==> flow/design.v <==
`timescale 1ns / 1ps
module main(
	input clk,
	input rst,
	input echo,
	input canal_serial_receptor,
	output canal_serial_transmisor,
	output servo1,
	output servo2,
	output servo3,
	output servo4,
	output servo5,
	output [7:0] leds,
	output trig,
	output [7:0] seg,
	output [3:0] an
    );	
		wire [8:0] distancia;
		wire [13:0] decimal;
		wire [7:0] ang_servo_1;
		wire [7:0] ang_servo_2;
		wire [7:0] ang_servo_3;
		wire [7:0] ang_servo_4;
		wire [7:0] ang_servo_5;
		assign leds = decimal[7:0];
		servo_pwm servo_pwm1 (
			.pos(ang_servo_1),  
			.clk(clk),
			.rst(rst),
			.servo_pulse(servo1)
		);
		servo_pwm servo_pwm2(
			.pos(ang_servo_2),  
			.clk(clk),
			.rst(rst),
			.servo_pulse(servo2)
		);
		servo_pwm servo_pwm3 (
			.pos(ang_servo_3),  
			.clk(clk),
			.rst(rst),
			.servo_pulse(servo3)
		);
		servo_pwm servo_pwm4 (
			.pos(ang_servo_4),  
			.clk(clk),
			.rst(rst),
			.servo_pulse(servo4)
		);
		servo_pwm servo_pwm5 (
			.pos(ang_servo_5),  
			.clk(clk),
			.rst(rst),
			.servo_pulse(servo5)
		);
		controlador_sensor_distancia controlador_sensor_distancia(
			.echo(echo),
			.clk(clk),
			.rst(rst),
			.distancia(distancia),
			.trig(trig)
		);
		controlador_etapa controlador_etapa(
			.distancia(distancia),
			.clk(clk),
			.rst(rst),
			.canal_serial_receptor(canal_serial_receptor),
			.decimal(decimal),
			.canal_serial_transmisor(canal_serial_transmisor),
			.ang_servo_1(ang_servo_1),
			.ang_servo_2(ang_servo_2),
			.ang_servo_3(ang_servo_3),
			.ang_servo_4(ang_servo_4),
			.ang_servo_5(ang_servo_5)
		);
		SevenSeg SevenSeg(
			.clk(clk),
			.rst(rst),
			.decimal({5'b00000, distancia}),
			.an(an),
			.seg(seg)
			);
endmodule
`timescale 1ns / 1ps
module servo_pwm(
  input [7:0] pos,
  input clk,  
  input rst,
  output reg servo_pulse
    );
  parameter ClkDiv = 195;     
  parameter init = 12'b000010001100;  
  reg [7:0] ClkCount;  
  reg ClkTick;
  reg [12:0] PulseCount;
  reg [11:0] count;
  always @(posedge clk) begin
	if (rst) ClkTick <= 0;
	else ClkTick <= (ClkCount==ClkDiv-2);
  end
  always @(posedge clk) begin
	if (rst) ClkCount <= 0;
	else if(ClkTick) ClkCount <= 0; else ClkCount <= ClkCount + 1;
  end
  always @(posedge clk) begin
	if (rst) PulseCount <= 0;
	else if(ClkTick) begin
		PulseCount <= PulseCount + 1;
		if (PulseCount == 5128) begin  
			PulseCount <= 0;
		end
	end
  end
  always @(*) count = init +  {4'b0000, pos} +  {4'b0000, pos} ;
  always @(posedge clk) begin
	if (rst) servo_pulse <= 0;
	else servo_pulse <= (PulseCount < count);
  end
endmodule
`timescale 1ns / 1ps
module controlador_sensor_distancia(
		input echo,
		input clk,
		input rst,
		output reg trig,
		output reg [18:0] distancia,
		output reg timeout,
		output reg [2:0] state,
		output [13:0] decimal
    );
	 parameter ENVIANDO_PULSO = 0, RECIBIENDO_PULSO = 1, ESPERANDO_PULSO = 2, EN_ESPERA = 3, DELAY= 4;
	 parameter tiempo10us = 500, TIMEOUT = 20000, TIEMPO_DELAY = 20000;
	 reg [35:0] contador_10us;
	 reg [35:0] contador_echo;
	 reg [35:0] contador_en_espera;
	 reg [18:0] distancia_temporal;
	 reg [30:0] contador_timeout;
	 reg [30:0] cont_delay;
	 reg [31:0] distancias_anteriores[4:0];
	 always @(posedge clk) begin : seq
		reg [18:0] distancia_v;
		reg  trig_v;
		distancia_v = distancia;
		trig_v = trig;
		if (rst) begin
			state = ENVIANDO_PULSO;
			contador_10us = 0;
			contador_echo = 0;
			contador_en_espera = 0;
			trig_v = 0;
			contador_timeout = 0;
			timeout = 0;
			distancia_v = 0;
			distancia_temporal = 0;
			cont_delay = 0;
			distancias_anteriores[0] = 0;
			distancias_anteriores[1] = 0;
			distancias_anteriores[2] = 0;
			distancias_anteriores[3] = 0;
			distancias_anteriores[4] = 0;
		end else if (state == ENVIANDO_PULSO) begin
			trig_v = 1;
			contador_10us = contador_10us + 1;
			if (contador_10us >= tiempo10us) begin
				trig_v = 0;
				contador_10us = 0;
				contador_timeout = 0;
				state = ESPERANDO_PULSO;
			end
		end else if (state == ESPERANDO_PULSO) begin
			contador_timeout = contador_timeout + 1;
			if (echo) begin
				state = RECIBIENDO_PULSO;
				contador_echo = 0;
			end else if (contador_timeout >= TIMEOUT) begin
				state = ENVIANDO_PULSO;
			end 
		end else if (state == RECIBIENDO_PULSO) begin
			contador_echo = contador_echo + 1;
			if (!echo) begin
				state = EN_ESPERA;
				contador_en_espera = 0;
			end
		end else if (state == EN_ESPERA) begin
			if(contador_en_espera < contador_echo) begin
				contador_en_espera = contador_en_espera + 2900;  
				distancia_temporal = distancia_temporal + 1;
			end
			else if (distancia_temporal < 35 && distancia_temporal >4) begin
				distancias_anteriores[0] = distancias_anteriores[1];
				distancias_anteriores[1] = distancias_anteriores[2];
				distancias_anteriores[2] = distancias_anteriores[3];
				distancias_anteriores[3] = distancias_anteriores[4];
				distancias_anteriores[4] = distancia_temporal - 1;
				if (distancias_anteriores[0] == distancias_anteriores[1] && 
					distancias_anteriores[1] == distancias_anteriores[2] && 
					distancias_anteriores[2] == distancias_anteriores[3] && 
					distancias_anteriores[3] == distancias_anteriores[4]) begin
					distancia_v = distancias_anteriores[4];
				end		
				distancia_temporal = 0;
				contador_echo = 0;
				contador_en_espera = 0;
				state = DELAY;
			end else begin
				distancia_temporal = 0;
				contador_echo = 0;
				contador_en_espera = 0;
				state = DELAY;
			end
		end
		else if (state == DELAY) begin
			if (cont_delay == TIEMPO_DELAY) begin
				state = ENVIANDO_PULSO;
				cont_delay = 0;
			end else cont_delay = cont_delay + 1;
		end
			distancia <= distancia_v;
		trig <= trig_v;
	end
	assign decimal = distancia;
endmodule
`timescale 1ns / 1ps
module controlador_etapa(
		input [8:0] distancia,  
		input clk,
		input rst,
		input canal_serial_receptor,
		output [13:0] decimal,
		output canal_serial_transmisor,
		output [7:0] ang_servo_1,
		output [7:0] ang_servo_2,
		output [7:0] ang_servo_3,
		output [7:0] ang_servo_4,
		output [7:0] ang_servo_5
    );
	 wire [7:0] recepcion_ang_2, recepcion_ang_3, recepcion_ang_4;
	 wire [8:0] distancia_para_mapear;
	 wire [7:0] distancia_mapeada;
	 assign distancia_para_mapear = (distancia >= 5) ?  distancia - 5: 0;
	 parameter x5cm = 0, z5cm = 110, x0cm = 0, z0cm = 0, y0cm = 0;
	 parameter xpunto = 127;
	 wire [7:0] ypunto;
	 parameter tiempo_espera = 1000;
	 parameter limite_distancia_superior = 14;
	 parameter limite_distancia_inferior = 4;
	 parameter BUSCANDO_SUBIENDO = 0, BUSCANDO_BAJANDO = 1, PESCANDO_OBJETO = 2, LEVANTANDO_OBJETO = 3,DEJANDO_OBJETO = 4, IDLE = 5;
	 reg [7:0] x, y, z;
	 reg [25:0] cont_x, cont_y;
	 reg [7:0] cont_angulo_y;
	 reg [25:0] cont_divider;
	 assign ang_servo_1 = cont_angulo_y;
	 assign ang_servo_2 = recepcion_ang_2;
	 assign ang_servo_3 = recepcion_ang_3;
	 assign ang_servo_4 = recepcion_ang_4;
	 assign ang_servo_5 = 128;
	 assign ypunto = cont_angulo_y > 128 ? 64 : 192;
	 wire tick_transmisor;
	 wire tick_receptor;
	 wire clk_div_transmisor;
	 wire clk_div_receptor;
	 reg [3:0] state;
	 assign decimal = state;
	 receptor_serial receptor_serial(
			.clk(clk),
			.rst(rst),
			.en(tick_receptor),
			.canal_serial(canal_serial_receptor),
			.angulo_servo_2(recepcion_ang_2),
			.angulo_servo_3(recepcion_ang_3),
			.angulo_servo_4(recepcion_ang_4)
		);
	transmisor_serial transmisor_serial(
		 .clk(clk),
		 .rst(rst),
		 .en(tick_transmisor),
		 .x(x),
		 .y(y),
		 .z(z),
		.canal_serial(canal_serial_transmisor)
    );
		clockDivider clockDivider_transmisor(
			.clock(clk),
			.rst(rst),
			.constante(16'd1000),
			.clk(clk_div_transmisor),
			.tick(tick_transmisor)
		);
		clockDivider clockDivider_receptor(
			.clock(clk),
			.rst(rst),
			.constante(16'd50),
			.clk(clk_div_receptor),
			.tick(tick_receptor)
		);
		ROM_mapeo_distancia ROM_mapeo_distancia(
			.distancia(distancia_para_mapear),
			.distancia_mapeada(distancia_mapeada)
		);
	 always @(posedge clk) begin : seq
		reg [7:0] x_v;
		reg [7:0] y_v;
		reg [7:0] z_v;
		reg [7:0] cont_angulo_y_v;
		reg [3:0] state_v;
		x_v = x;
		y_v = y;
		z_v = z;
		cont_angulo_y_v = cont_angulo_y;
		state_v = state;
		if (rst) begin
			x_v = 0;
			y_v = 0;
			z_v = 90;
			state_v = BUSCANDO_SUBIENDO;
			cont_divider = 0;
			cont_angulo_y_v = 0;
			cont_x = 0;
			cont_y = 0;
		end else
		case(state_v)
			BUSCANDO_SUBIENDO: begin
				cont_divider = cont_divider + 1;
				if (distancia <= limite_distancia_superior && distancia >= limite_distancia_inferior) begin
					state_v = PESCANDO_OBJETO;
					x_v = distancia_mapeada;
				end
				else if (cont_divider == tiempo_espera) begin
					cont_divider = 0;
					cont_angulo_y_v = cont_angulo_y_v + 1;
					if (cont_angulo_y_v == 255) state_v = BUSCANDO_BAJANDO;
				end
			end
			BUSCANDO_BAJANDO: begin
				cont_divider = cont_divider + 1;
				if (distancia <= limite_distancia_superior && distancia >= limite_distancia_inferior) begin
					state_v = PESCANDO_OBJETO;
					x_v = distancia_mapeada;
				end
				else if (cont_divider == tiempo_espera) begin
					cont_divider = 0;
					cont_angulo_y_v = cont_angulo_y_v - 1;
					if (cont_angulo_y_v == 0) state_v = BUSCANDO_SUBIENDO;
				end
			end
			PESCANDO_OBJETO: begin
				if (cont_x == tiempo_espera) begin
					cont_x = 0;
					if (x_v == distancia_mapeada) begin
						if (z_v == z0cm) begin
							state_v = LEVANTANDO_OBJETO;
						end else z_v = z_v - 1;
					end else x_v = x_v + 1;
				end else cont_x = cont_x + 1;
			end
			LEVANTANDO_OBJETO: begin
				if (cont_x == tiempo_espera) begin
					cont_x = 0;
					if (z_v == z5cm) begin
						if (x_v == x5cm) begin
							state_v = DEJANDO_OBJETO;
						end else x_v = x_v - 1;
					end else z_v = z_v + 1;
				end else cont_x = cont_x + 1;
			end
			DEJANDO_OBJETO: begin
				if (cont_x == tiempo_espera) begin
					if (x_v == xpunto) begin
						state_v = IDLE;
					end else if (x_v < xpunto) x_v = x_v + 1;
					else x_v = x_v -1;
				end else cont_x = cont_x + 1;
			end
			IDLE: begin
				if (cont_x == tiempo_espera) begin
					cont_x = 0;
					if (z_v == z5cm) begin
						if (x_v == x5cm) begin
							z_v = 90;
							state_v = BUSCANDO_SUBIENDO;
						end else x_v = x_v - 1;
					end else z_v = z_v + 1;
				end else cont_x = cont_x + 1;
			end
		endcase
		x <= x_v;
		y <= y_v;
		z <= z_v;
		cont_angulo_y <= cont_angulo_y_v;
		state <= state_v;
	end
endmodule
`timescale 1ns / 1ps
module receptor_serial(
		input clk,
		input rst,
		input en,
		input canal_serial,
		output reg [7:0] angulo_servo_1,
		output reg [7:0] angulo_servo_2,
		output reg [7:0] angulo_servo_3,
		output reg [7:0] angulo_servo_4,
		output reg [2:0] state
    );
	 reg [5:0] cont_data;
	 reg [6:0] cont_nivelacion;
	 reg [5:0] cont_50;
	 reg [1:0] cont_servo;
	 reg [31:0] data;
	 reg listo;
	 parameter STAND_BY = 3'b000, LEVELING_CLOCK = 3'b011, RECEIVING = 3'b001, HOLA = 3'b010;
	 parameter ciclo = 10;
	 parameter nivelacion = 14;
	 parameter num_datos = 8;
	 always @(posedge clk) begin : seq
		reg [7:0] angulo_servo_1_v;
		reg [7:0] angulo_servo_2_v;
		reg [7:0] angulo_servo_3_v;
		reg [7:0] angulo_servo_4_v;
		angulo_servo_1_v = angulo_servo_1;
		angulo_servo_2_v = angulo_servo_2;
		angulo_servo_3_v = angulo_servo_3;
		angulo_servo_4_v = angulo_servo_4;
	  if (rst) begin
		state = STAND_BY;
		cont_data = 0;
		cont_nivelacion = 1;
		cont_50 =ciclo;
		listo = 0;
		cont_servo =0;
		data = 0;
		angulo_servo_1_v = 0;
		angulo_servo_2_v = 0;
		angulo_servo_3_v = 0;
		angulo_servo_4_v = 0;
	  end else if (en) begin
		 if (listo) begin
			case(cont_servo)
				1: angulo_servo_1_v = data[7:0];
				2: angulo_servo_2_v = data[7:0];
				3: angulo_servo_3_v = data[7:0];
				0: angulo_servo_4_v = data[7:0];
			endcase
		 end
		 case(state)
			STAND_BY: begin
				if (!canal_serial) state = LEVELING_CLOCK;
			end
			LEVELING_CLOCK: begin
				if (cont_nivelacion == nivelacion) begin
					state = RECEIVING;
					cont_nivelacion = 1;
					cont_50 = ciclo;
				end else cont_nivelacion = cont_nivelacion + 1;
			end	
			RECEIVING: begin
				if (cont_50 == ciclo) begin
					cont_50 = 1;
					if (cont_data == num_datos) begin
						cont_servo = cont_servo + 1;
						state = STAND_BY;
						listo = 1;
						cont_data = 0;
					end else if (cont_data < num_datos) begin
						listo = 0;
						data[cont_data] = canal_serial;
						cont_data = cont_data + 1;
					end  
				end else cont_50 = cont_50 + 1;
			end
			HOLA: begin
				state = STAND_BY;
			end
		 endcase
	  end
		angulo_servo_1 <= angulo_servo_1_v;
		angulo_servo_2 <= angulo_servo_2_v;
		angulo_servo_3 <= angulo_servo_3_v;
		angulo_servo_4 <= angulo_servo_4_v;
	end
endmodule
`timescale 1ns / 1ps
module transmisor_serial(
		input clk,
		input rst,
		input en,  
		input [7:0] x,
		input [7:0] y,
		input [7:0] z,
		output reg canal_serial,
		output [13:0] decimal
    );
	 reg [5:0] cont_data;
	 reg [18:0] cont_delay;
	 reg state;
	 wire [29:0] data;
	 assign data = {1'b1,z,1'b0,1'b1,y,1'b0,1'b1,x,1'b0};
	 parameter IDLE = 1'b0, TR = 1'b1;
	 parameter DELAY_IDLE = 30;
	 always @(posedge clk) begin
		if (rst) begin
			state = TR;
			cont_data = 0;
			cont_delay = 0;
			canal_serial = 0;
		end else if (en) begin
		case(state)
			TR: begin
				canal_serial = data[cont_data];
				cont_data = cont_data + 1;
				if (cont_data ==30) begin
					cont_data = 0;
					state = IDLE;
				end
			end
			IDLE: begin
				canal_serial = 1;
				cont_delay = cont_delay + 1;
				if (cont_delay == DELAY_IDLE) begin  
					state = TR;
					cont_delay = 0;
				end
			end
		endcase
		end
	 end
	 assign decimal = cont_data;
endmodule
`timescale 1ns / 1ps
module clockDivider(
    input clock,
    input rst,
	 input [15:0] constante,
    output reg clk,
    output tick
    );
	reg [25:0] count;
	assign tick = (count == constante) && !clk;
	always @(posedge(clock)) begin
		if (rst) begin
			count <= 0;
			clk <= 0;
		end
		else if (count == constante) begin
			count <= 0;
			clk <= ~clk;
		end
		else begin
			count <= count + 1;
		end
	end
endmodule
`timescale 1ns / 1ps
`default_nettype none
module ROM_mapeo_distancia(distancia, distancia_mapeada);
input [8:0] distancia;
output reg [7:0] distancia_mapeada;
always @(*)
begin
	case (distancia)
		9'd0: distancia_mapeada = 0;
		9'd1: distancia_mapeada = 26;
		9'd2: distancia_mapeada = 51;
		9'd3: distancia_mapeada = 77;
		9'd4: distancia_mapeada = 102;
		9'd5: distancia_mapeada = 128;
		9'd6: distancia_mapeada = 153;
		9'd7: distancia_mapeada = 179;
		9'd8: distancia_mapeada = 204;
		9'd9: distancia_mapeada = 230;
		default: distancia_mapeada = 255;
	endcase
end
endmodule
`default_nettype wire
module SevenSeg(
		input clk,
		input rst,
		input [13:0] decimal,
		output [3:0] an,
		output [7:0] seg
    );
	 wire [15:0] bcd_out;
	 bcd decToBCD (
		.decimal(decimal),
		.bcd_out(bcd_out)
	 );
	 seven_seg BCDTo7Seg(
		.clk(clk),
		.rst(rst),
		.bcd_in(bcd_out),
		.seg(seg),
		.an(an)
	 );
endmodule
module bcd(
  decimal,
  bcd_out
);
  input 	 [13:0] decimal;
  output reg [15:0] bcd_out;
  reg [29:0] memreg;
  integer index;
  always @ (decimal) begin
    memreg [29:14] = 0;
    memreg [13:0] = decimal;
    for(index=0; index < 14; index = index+1)
      begin
        if(memreg[29:26] > 4) begin
          memreg[29:26] = memreg[29:26] + 3;
        end
        if(memreg[25:22] > 4) begin
          memreg[25:22] = memreg[25:22] + 3;
        end
        if(memreg[21:18] > 4) begin
          memreg[21:18] = memreg[21:18] + 3;
        end
        if(memreg[17:14] > 4) begin
          memreg[17:14] = memreg[17:14] + 3;
        end
        memreg = memreg << 1;
      end
    bcd_out = memreg[29:14];
  end
endmodule
module seven_seg(
	  clk,
	  rst,
	  bcd_in,
	  seg,
	  an
	);
  input 	[15:0]	bcd_in;
  input clk;
  input rst;
  output reg [7:0] seg;
  output [3:0] an;
	reg [15:0] disp_ctr;
	reg [6:0] sseg;
	reg [3:0] an_temp;
  	always @ (posedge(clk))
	begin
	  if (rst) begin
		disp_ctr = 0;
		an_temp = 4'b1111;
		sseg = 0;
		seg = 8'b11111111;
	  end else begin
		disp_ctr = disp_ctr + 1;
		if (disp_ctr >= 49999) begin
			an_temp = 4'b1110;
			sseg = bcd_in[3:0];
		end else if (disp_ctr <= 12499) begin
			an_temp = 4'b1101;
			sseg = bcd_in[7:4];
		end else if (disp_ctr <= 24999) begin
			an_temp = 4'b1011;
			sseg = bcd_in[11:8];
		end else if (disp_ctr <= 37499) begin
			an_temp = 4'b0111;
			sseg = bcd_in[15:12];
		end
		begin
		case(sseg)
			0:		seg = 8'b11000000;
			1:		seg = 8'b11111001;
			2:		seg = 8'b10100100;
			3:		seg = 8'b10110000;
			4:		seg = 8'b10011001;
			5:		seg = 8'b10010010;
			6:		seg = 8'b10000010;
			7:		seg = 8'b11111000;
			8:		seg = 8'b10000000;
			9:		seg = 8'b10011000;
			default:	seg = 8'b11111111;
		  endcase
		end
	  end
	end
	assign an = an_temp;
endmodule
Wiki page: main / tool data

-- From RTL to reports: main
Tool output for the design above before and after an edit, in the order of the flow.
"unedited" refers to lines of the RTL above, "edited" to lines of the edited file.
"difference": "edited" minus "unedited" as printed here. "relative change": 100 x difference / "unedited".
Operators carry their Yosys type and port widths (W data, S select, Z words).
Library cell names are shortened.
The mark -- stands for no value.
- design top: main
- clock input: clk
- cell library: sky130hd
- corner: tt_025C_1v80

-- Diff
The edit as a unified diff against the file above.
The edit is scripted, without regard to the design's behaviour, which it may alter; it was not made to optimise anything.
begin of diff
@@ -238,5 +238,5 @@
 	 wire [8:0] distancia_para_mapear;
 	 wire [7:0] distancia_mapeada;
-	 assign distancia_para_mapear = (distancia >= 5) ?  distancia - 5: 0;
+	 assign distancia_para_mapear = distancia - 5;
 	 parameter x5cm = 0, z5cm = 110, x0cm = 0, z0cm = 0, y0cm = 0;
 	 parameter xpunto = 127;
end of diff

-- Elaborated design
Yosys after proc, flatten, opt, wreduce and memory -nomap, before mapping. Print and check cells are not counted.
Memory sizes are those after Yosys's memory passes, which may raise the word count (mostly to a power of two), join words into wider ones and drop unused or constant bits.
- storage and ports (item ; unedited ; edited ; difference ; relative change (%)):
    register bits after elaboration ; 674 ; 674 ; 0 ; 0.00
    memory bits (read-only) ; 240 ; 240 ; 0 ; 0.00
    word width x clocked read ports ; 7 ; 7 ; 0 ; 0.00
    memories kept ; 2 ; 2 ; 0 ; 0.00
    input port bits ; 4 ; 4 ; 0 ; 0.00
    output and inout port bits ; 27 ; 27 ; 0 ; 0.00
    elaborated cells ; 498 ; 496 ; -2 ; -0.40
- memories (item ; unedited ; edited):
    words x width with read and write ports ; 16x8 r1 w0; 16x7 r1 w0 ; 16x8 r1 w0; 16x7 r1 w0
- cells by class (item ; unedited ; edited ; difference ; relative change (%)):
    $add $sub $neg ; 70 ; 70 ; 0 ; 0.00
    $lt $le $gt $ge ; 45 ; 44 ; -1 ; -2.22
    equality and inequality tests ; 83 ; 83 ; 0 ; 0.00
    shift-type cells ; 3 ; 3 ; 0 ; 0.00
    mux-type cells ; 140 ; 139 ; -1 ; -0.71
    bitwise gates (word level) ; 16 ; 16 ; 0 ; 0.00
    reduce/logical cells ; 75 ; 75 ; 0 ; 0.00
- operators by type and width (cell ; unedited ; edited ; difference ; relative change (%)):
    $ge A9 B3 Y1 const B ; 2 ; 1 ; -1 ; -50.00
    $mux W9 ; 1 ; 0 ; -1 ; -100.00
Operator kinds equal on both sides are left out: 116.

-- Longest topological paths
Yosys ltp: most cells in a row. Word level: on the elaborated netlist, between registers, memories and ports. Mapped: between sequential cells and ports; inverters and the memories' decode and read muxes count.
- depth (item ; unedited ; edited ; difference ; relative change (%)):
    depth after elaboration ; 24 ; 24 ; 0 ; 0.00
    ABC_AREA ; 0 ; 0 ; -- ; --
    mapped depth ; 28 ; 29 ; +1 ; +3.57

-- Mapped cells and area
The flow's flattened synthesis, as Yosys stat reports it; memories are mapped. The netlist is that of the ABC_AREA named above (0 if unset); the other value can give another one.
- mapped netlist (item ; unedited ; edited ; difference ; relative change (%)):
    cells in the netlist ; 4647 ; 4668 ; +21 ; +0.45
    synthesis area (sq um) ; 37323.3 ; 37252.0 ; -71.3 ; -0.19
    sequential area (sq um) ; 12972.4 ; 12972.4 ; 0.0 ; 0.00
    flip-flops ; 648 ; 648 ; 0 ; 0.00
    buffer cells ; 217 ; 235 ; +18 ; +8.29
- cells by type (type ; unedited ; edited ; difference ; relative change (%)):
    o21ai_0 ; 210 ; 268 ; +58 ; +27.62
    nand3_1 ; 189 ; 223 ; +34 ; +17.99
    a311oi_1 ; 29 ; 4 ; -25 ; -86.21
    nor2_1 ; 690 ; 667 ; -23 ; -3.33
    xnor2_1 ; 234 ; 215 ; -19 ; -8.12
    nand2_1 ; 365 ; 347 ; -18 ; -4.93
    clkbuf_1 ; 172 ; 190 ; +18 ; +10.47
    nor4_1 ; 73 ; 56 ; -17 ; -23.29
    and3_1 ; 122 ; 137 ; +15 ; +12.30
    buf_2 ; 28 ; 15 ; -13 ; -46.43
    a21oi_1 ; 234 ; 246 ; +12 ; +5.13
    xor2_1 ; 187 ; 199 ; +12 ; +6.42
    nor3_1 ; 142 ; 130 ; -12 ; -8.45
    nor2b_1 ; 35 ; 46 ; +11 ; +31.43
    o22ai_1 ; 23 ; 12 ; -11 ; -47.83
    a21o_1 ; 40 ; 30 ; -10 ; -25.00
    a31oi_1 ; 37 ; 47 ; +10 ; +27.03
    a22oi_1 ; 21 ; 11 ; -10 ; -47.62
Cell types equal on both sides are left out: 23.
Not every row of either side is listed.
By module: a second synthesis without flattening, with its own total; a netlist apart from the flattened one above.
- second synthesis, totals (item ; unedited ; edited ; difference ; relative change (%)):
    cells (unflattened synthesis) ; 5035 ; 5092 ; +57 ; +1.13
    area (unflattened synthesis) (sq um) ; 41339.6 ; 41816.4 ; +476.8 ; +1.15
Rows give one instance, submodules left out.
- modules, unedited (module ; instances ; cells ; area (sq um)):
    controlador_sensor_distancia ; 1 ; 1834 ; 15175.8
    servo_pwm ; 5 ; 147 ; 1315.0
    controlador_etapa ; 1 ; 772 ; 5795.6
    bcd ; 1 ; 499 ; 3473.3
    receptor_serial ; 1 ; 336 ; 3050.4
    clockDivider ; 2 ; 155 ; 1357.6
    seven_seg ; 1 ; 289 ; 2382.3
    transmisor_serial ; 1 ; 225 ; 1945.6
    ROM_mapeo_distancia ; 1 ; 34 ; 222.7
    main ; 1 ; 1 ; 3.8
    SevenSeg ; 1 ; 0 ; 0.0
- modules, edited (module ; instances ; cells ; area (sq um)):
    controlador_sensor_distancia ; 1 ; 1893 ; 15591.2
    servo_pwm ; 5 ; 147 ; 1315.0
    controlador_etapa ; 1 ; 779 ; 5830.6
    bcd ; 1 ; 499 ; 3473.3
    receptor_serial ; 1 ; 336 ; 3050.4
    clockDivider ; 2 ; 155 ; 1357.6
    seven_seg ; 1 ; 280 ; 2408.6
    transmisor_serial ; 1 ; 225 ; 1945.6
    ROM_mapeo_distancia ; 1 ; 34 ; 222.7
    main ; 1 ; 1 ; 3.8
    SevenSeg ; 1 ; 0 ; 0.0

-- Path before layout
OpenSTA on the mapped netlist: ideal clock, no wires. The path of least setup slack (recovery checks aside). Input and output delay are each 20% of the period. Register names are those of the netlist, which keeps one name where synthesis merged equal registers.
- path post-synthesis (item ; unedited ; edited ; difference ; relative change (%)):
    kind ; flip-flop to flip-flop ; flip-flop to flip-flop ; -- ; --
    from ; reg controlador_sensor_distancia.distancia[6] ; reg controlador_sensor_distancia.distancia[6] ; -- ; --
    to ; reg SevenSeg.BCDTo7Seg.seg[3] ; reg SevenSeg.BCDTo7Seg.seg[3] ; -- ; --
    clock period (ps) ; 10000 ; 10000 ; 0 ; 0.00
    library setup time (ps) ; 114 ; 154 ; +40 ; --
    time at the first pin (ps) ; 0 ; 0 ; 0 ; --
    arrival time (ps) ; 5202 ; 4791 ; -411 ; -7.90
    setup slack (ps) ; 4684 ; 5055 ; +371 ; --
    delay of the path (ps) ; 5316 ; 4945 ; -371 ; -6.98
    driving pins on the path ; 28 ; 28 ; 0 ; 0.00
    period reached after synthesis (ps) ; 5316 ; 4945 ; -371 ; -6.98
"delay of the path" = arrival - input delay + setup time.
"driving pins on the path": output pins that drive a net of the path, with the launching flip-flop's if there is one; two outputs of one cell count as two.
"period reached after synthesis" = period - worst setup slack (recovery checks aside). The figure is calculated, with input and output delays left at 20% of the set period.
Between the ends stands the longest chain of elaborated cells between them, by number of cells; it is not shown to be the way that was timed. Of several equally long chains one is given.
Each line given opens the expression or statement behind the cell; cells for indexed reads and writes are added by Yosys, which also makes memories of some case tables.
At most two assigning lines are given for a register; there are more.
On the way, post-synthesis, unedited:
- path through: dfxtp_1 -> inv_1 -> ha_1 -> inv_1 -> ha_1 -> or2_1 -> buf_2 -> a311oi_2 -> nor3_4 -> buf_6 -> nand3_2 -> a32oi_1 -> nor2_1 -> ha_1 -> inv_1 -> o21ai_0 -> a211oi_1 -> nor4b_4 -> a32oi_2 -> mux2i_2 -> o21ai_0 -> xnor2_1 -> o2111a_1 -> nor2_1 -> inv_1 -> ha_1 -> or3_1 -> a21bo_1
- noted length of the longest elaborated chain: 17
- elaborated cells between the ends (all ways) at 59
- noted RTL lines with such cells: 13
- RTL lines, path post-synthesis, unedited (item ; line ; RTL):
    from (decl) ; 126 ; output reg [18:0] distancia,
    from (assign) ; 218 ; distancia <= distancia_v;
    $add A4 B2 Y4 ; 619 ; memreg[17:14] = memreg[17:14] + 3;
    $mux W4 ; 618 ; if(memreg[17:14] > 4) begin
    $gt A4 B3 Y1 ; 618 ;
    $mux W4 ; 618 ;
    $gt A4 B3 Y1 ; 618 ;
    $mux W4 ; 618 ;
    $add A4 B2 Y4 ; 619 ;
    (+3 left out) ; -- ;
    $add A4 B2 Y4 ; 613 ; memreg[25:22] = memreg[25:22] + 3;
    $mux W4 ; 612 ; if(memreg[25:22] > 4) begin
    $mux W7 ; 659 ; end else if (disp_ctr <= 37499) begin
    $mux W7 ; 656 ; end else if (disp_ctr <= 24999) begin
    $mux W7 ; 653 ; end else if (disp_ctr <= 12499) begin
    $mux W7 ; 650 ; if (disp_ctr >= 49999) begin
    $mux W7 ; 643 ; if (rst) begin
    to (assign) ; 665 ; 0: seg = 8'b11000000;
    to (assign) ; 666 ; 1: seg = 8'b11111001;
    to (decl) ; 636 ; output reg [7:0] seg;
On the way, post-synthesis, edited:
- path through: dfxtp_1 -> buf_6 -> inv_1 -> ha_1 -> inv_1 -> ha_1 -> buf_6 -> xor2_4 -> mux2_2 -> nand2_2 -> buf_2 -> nand3_1 -> a32oi_1 -> nor2_1 -> ha_1 -> o211ai_1 -> o2111ai_1 -> a31oi_1 -> nor2_2 -> xnor2_1 -> ha_1 -> a2111oi_0 -> a211oi_1 -> a211o_1 -> ha_1 -> inv_1 -> and2_1 -> o221ai_1
- noted length of the longest elaborated chain: 17
- elaborated cells between the ends (all ways) at 59
- noted RTL lines with such cells: 13
- RTL lines, path post-synthesis, edited (item ; line ; RTL):
    from (decl) ; 126 ; output reg [18:0] distancia,
    from (assign) ; 218 ; distancia <= distancia_v;
    $add A4 B2 Y4 ; 619 ; memreg[17:14] = memreg[17:14] + 3;
    $mux W4 ; 618 ; if(memreg[17:14] > 4) begin
    $gt A4 B3 Y1 ; 618 ;
    $mux W4 ; 618 ;
    $gt A4 B3 Y1 ; 618 ;
    $mux W4 ; 618 ;
    $add A4 B2 Y4 ; 619 ;
    (+3 left out) ; -- ;
    $add A4 B2 Y4 ; 613 ; memreg[25:22] = memreg[25:22] + 3;
    $mux W4 ; 612 ; if(memreg[25:22] > 4) begin
    $mux W7 ; 659 ; end else if (disp_ctr <= 37499) begin
    $mux W7 ; 656 ; end else if (disp_ctr <= 24999) begin
    $mux W7 ; 653 ; end else if (disp_ctr <= 12499) begin
    $mux W7 ; 650 ; if (disp_ctr >= 49999) begin
    $mux W7 ; 643 ; if (rst) begin
    to (assign) ; 665 ; 0: seg = 8'b11000000;
    to (assign) ; 666 ; 1: seg = 8'b11111001;
    to (decl) ; 636 ; output reg [7:0] seg;

-- Timing after layout
From the final timing report of the runs of pair A: the path of least setup slack in the routed layout; clock arrival at registers is part of the times.
The path's times are printed in steps of 10 ps; the period is the one set.
- path after layout (item ; unedited ; edited ; difference ; relative change (%)):
    kind ; flip-flop to flip-flop ; flip-flop to flip-flop ; -- ; --
    from ; reg controlador_sensor_distancia.distancia[6] ; reg controlador_sensor_distancia.distancia[6] ; -- ; --
    to ; reg SevenSeg.BCDTo7Seg.seg[0] ; reg SevenSeg.BCDTo7Seg.seg[4] ; -- ; --
    clock period (ps) ; 7490 ; 7490 ; 0 ; 0.00
    library setup time (ps) ; 140 ; 70 ; -70 ; --
    time at the first pin (ps) ; 640 ; 620 ; -20 ; -3.12
    arrival time (ps) ; 7330 ; 6830 ; -500 ; -6.82
    setup slack (ps) ; 650 ; 1200 ; +550 ; --
    driving pins on the path ; 27 ; 23 ; -4 ; -14.81
Between the ends stands the longest chain of elaborated cells between them, by number of cells; it is not shown to be the way that was timed. Of several equally long chains one is given.
At most two assigning lines are given for a register; there are more.
On the way, after layout, unedited:
- path through: dfxtp_1 -> inv_1 -> ha_1 -> inv_1 -> ha_1 -> xor2_1 -> a311oi_2 -> nor3_4 -> nand3_2 -> a32oi_1 -> nor2_1 -> ha_1 -> inv_1 -> o21ai_0 -> a211oi_1 -> nor4b_4 -> a32oi_2 -> mux2i_2 -> o21ai_0 -> xnor2_1 -> o2111a_1 -> nor2_1 -> inv_1 -> ha_1 -> or3_1 -> o21ai_0 -> a22oi_1
- noted length of the longest elaborated chain: 17
- elaborated cells between the ends (all ways) at 59
- noted RTL lines with such cells: 13
- RTL lines, path after layout, unedited (item ; line ; RTL):
    from (decl) ; 126 ; output reg [18:0] distancia,
    from (assign) ; 218 ; distancia <= distancia_v;
    $add A4 B2 Y4 ; 619 ; memreg[17:14] = memreg[17:14] + 3;
    $mux W4 ; 618 ; if(memreg[17:14] > 4) begin
    $gt A4 B3 Y1 ; 618 ;
    $mux W4 ; 618 ;
    $gt A4 B3 Y1 ; 618 ;
    $mux W4 ; 618 ;
    $add A4 B2 Y4 ; 619 ;
    (+3 left out) ; -- ;
    $add A4 B2 Y4 ; 613 ; memreg[25:22] = memreg[25:22] + 3;
    $mux W4 ; 612 ; if(memreg[25:22] > 4) begin
    $mux W7 ; 659 ; end else if (disp_ctr <= 37499) begin
    $mux W7 ; 656 ; end else if (disp_ctr <= 24999) begin
    $mux W7 ; 653 ; end else if (disp_ctr <= 12499) begin
    $mux W7 ; 650 ; if (disp_ctr >= 49999) begin
    $mux W7 ; 643 ; if (rst) begin
    to (assign) ; 665 ; 0: seg = 8'b11000000;
    to (assign) ; 666 ; 1: seg = 8'b11111001;
    to (decl) ; 636 ; output reg [7:0] seg;
On the way, after layout, edited:
- path through: dfxtp_1 -> inv_1 -> ha_1 -> inv_1 -> ha_1 -> nor2b_1 -> a2111oi_4 -> a21o_1 -> nand3_1 -> a32oi_1 -> nor2_1 -> ha_1 -> o211ai_1 -> o2111ai_1 -> a31oi_1 -> nor2_2 -> xnor2_1 -> ha_1 -> o21bai_1 -> a221o_1 -> a32oi_2 -> mux2_2 -> a22oi_2
- noted length of the longest elaborated chain: 17
- elaborated cells between the ends (all ways) at 59
- noted RTL lines with such cells: 13
- RTL lines, path after layout, edited (item ; line ; RTL):
    from (decl) ; 126 ; output reg [18:0] distancia,
    from (assign) ; 218 ; distancia <= distancia_v;
    $add A4 B2 Y4 ; 619 ; memreg[17:14] = memreg[17:14] + 3;
    $mux W4 ; 618 ; if(memreg[17:14] > 4) begin
    $gt A4 B3 Y1 ; 618 ;
    $mux W4 ; 618 ;
    $gt A4 B3 Y1 ; 618 ;
    $mux W4 ; 618 ;
    $add A4 B2 Y4 ; 619 ;
    (+3 left out) ; -- ;
    $add A4 B2 Y4 ; 613 ; memreg[25:22] = memreg[25:22] + 3;
    $mux W4 ; 612 ; if(memreg[25:22] > 4) begin
    $mux W7 ; 659 ; end else if (disp_ctr <= 37499) begin
    $mux W7 ; 656 ; end else if (disp_ctr <= 24999) begin
    $mux W7 ; 653 ; end else if (disp_ctr <= 12499) begin
    $mux W7 ; 650 ; if (disp_ctr >= 49999) begin
    $mux W7 ; 643 ; if (rst) begin
    to (assign) ; 665 ; 0: seg = 8'b11000000;
    to (assign) ; 666 ; 1: seg = 8'b11111001;
    to (decl) ; 636 ; output reg [7:0] seg;

-- Measured runs
Both versions went through the flow (Yosys, OpenROAD) with the same settings in each pair. Constraints: input delay and output delay 20% of the set period each, output load 0.01 pF.
Settings, pair A:
- noted CORE_UTILIZATION: 40
- noted period_ns: 7.49
- CAP_MARGIN: 20
- noted CORE_MARGIN: 2
- noted SLEW_MARGIN: 20
- final reports, pair A (item ; unedited ; edited ; difference ; relative change (%)):
    post-synthesis cell area (sq um) ; 37323.3 ; 37252.0 ; -71.3 ; -0.19
    overall die area (sq um) ; 95768.6 ; 95586.1 ; -182.5 ; -0.19
    std-cell area (final layout) (sq um) ; 41239.6 ; 40931.8 ; -307.8 ; -0.75
    setup slack of the worst path (ps) ; 653 ; 1203 ; +550 ; --
    overall power (W) ; 0.007743 ; 0.00757 ; -0.000173 ; -2.23
Settings, pair B:
- CAP_MARGIN: 30
- CELL_PAD_IN_SITES_GLOBAL_PLACEMENT at 3
- noted CORE_UTILIZATION: 24
- CTS_CLUSTER_SIZE: 56
- MAX_ROUTING_LAYER: met4
- noted SLEW_MARGIN: 25
- TNS_END_PERCENT at 85
- noted period_ns: 5.95
- noted CORE_MARGIN: 2
- final reports, pair B (item ; unedited ; edited ; difference ; relative change (%)):
    post-synthesis cell area (sq um) ; 37323.3 ; 37252.0 ; -71.3 ; -0.19
    overall die area (sq um) ; 158683.0 ; 158384.0 ; -299.0 ; -0.19
    std-cell area (final layout) (sq um) ; 42632.1 ; 42757.3 ; +125.2 ; +0.29
    setup slack of the worst path (ps) ; 382 ; 459 ; +77 ; --
    overall power (W) ; 0.010037 ; 0.01054 ; +0.000503 ; +5.01
"overall power" is the tool's figure for a default switching activity; nothing was simulated.
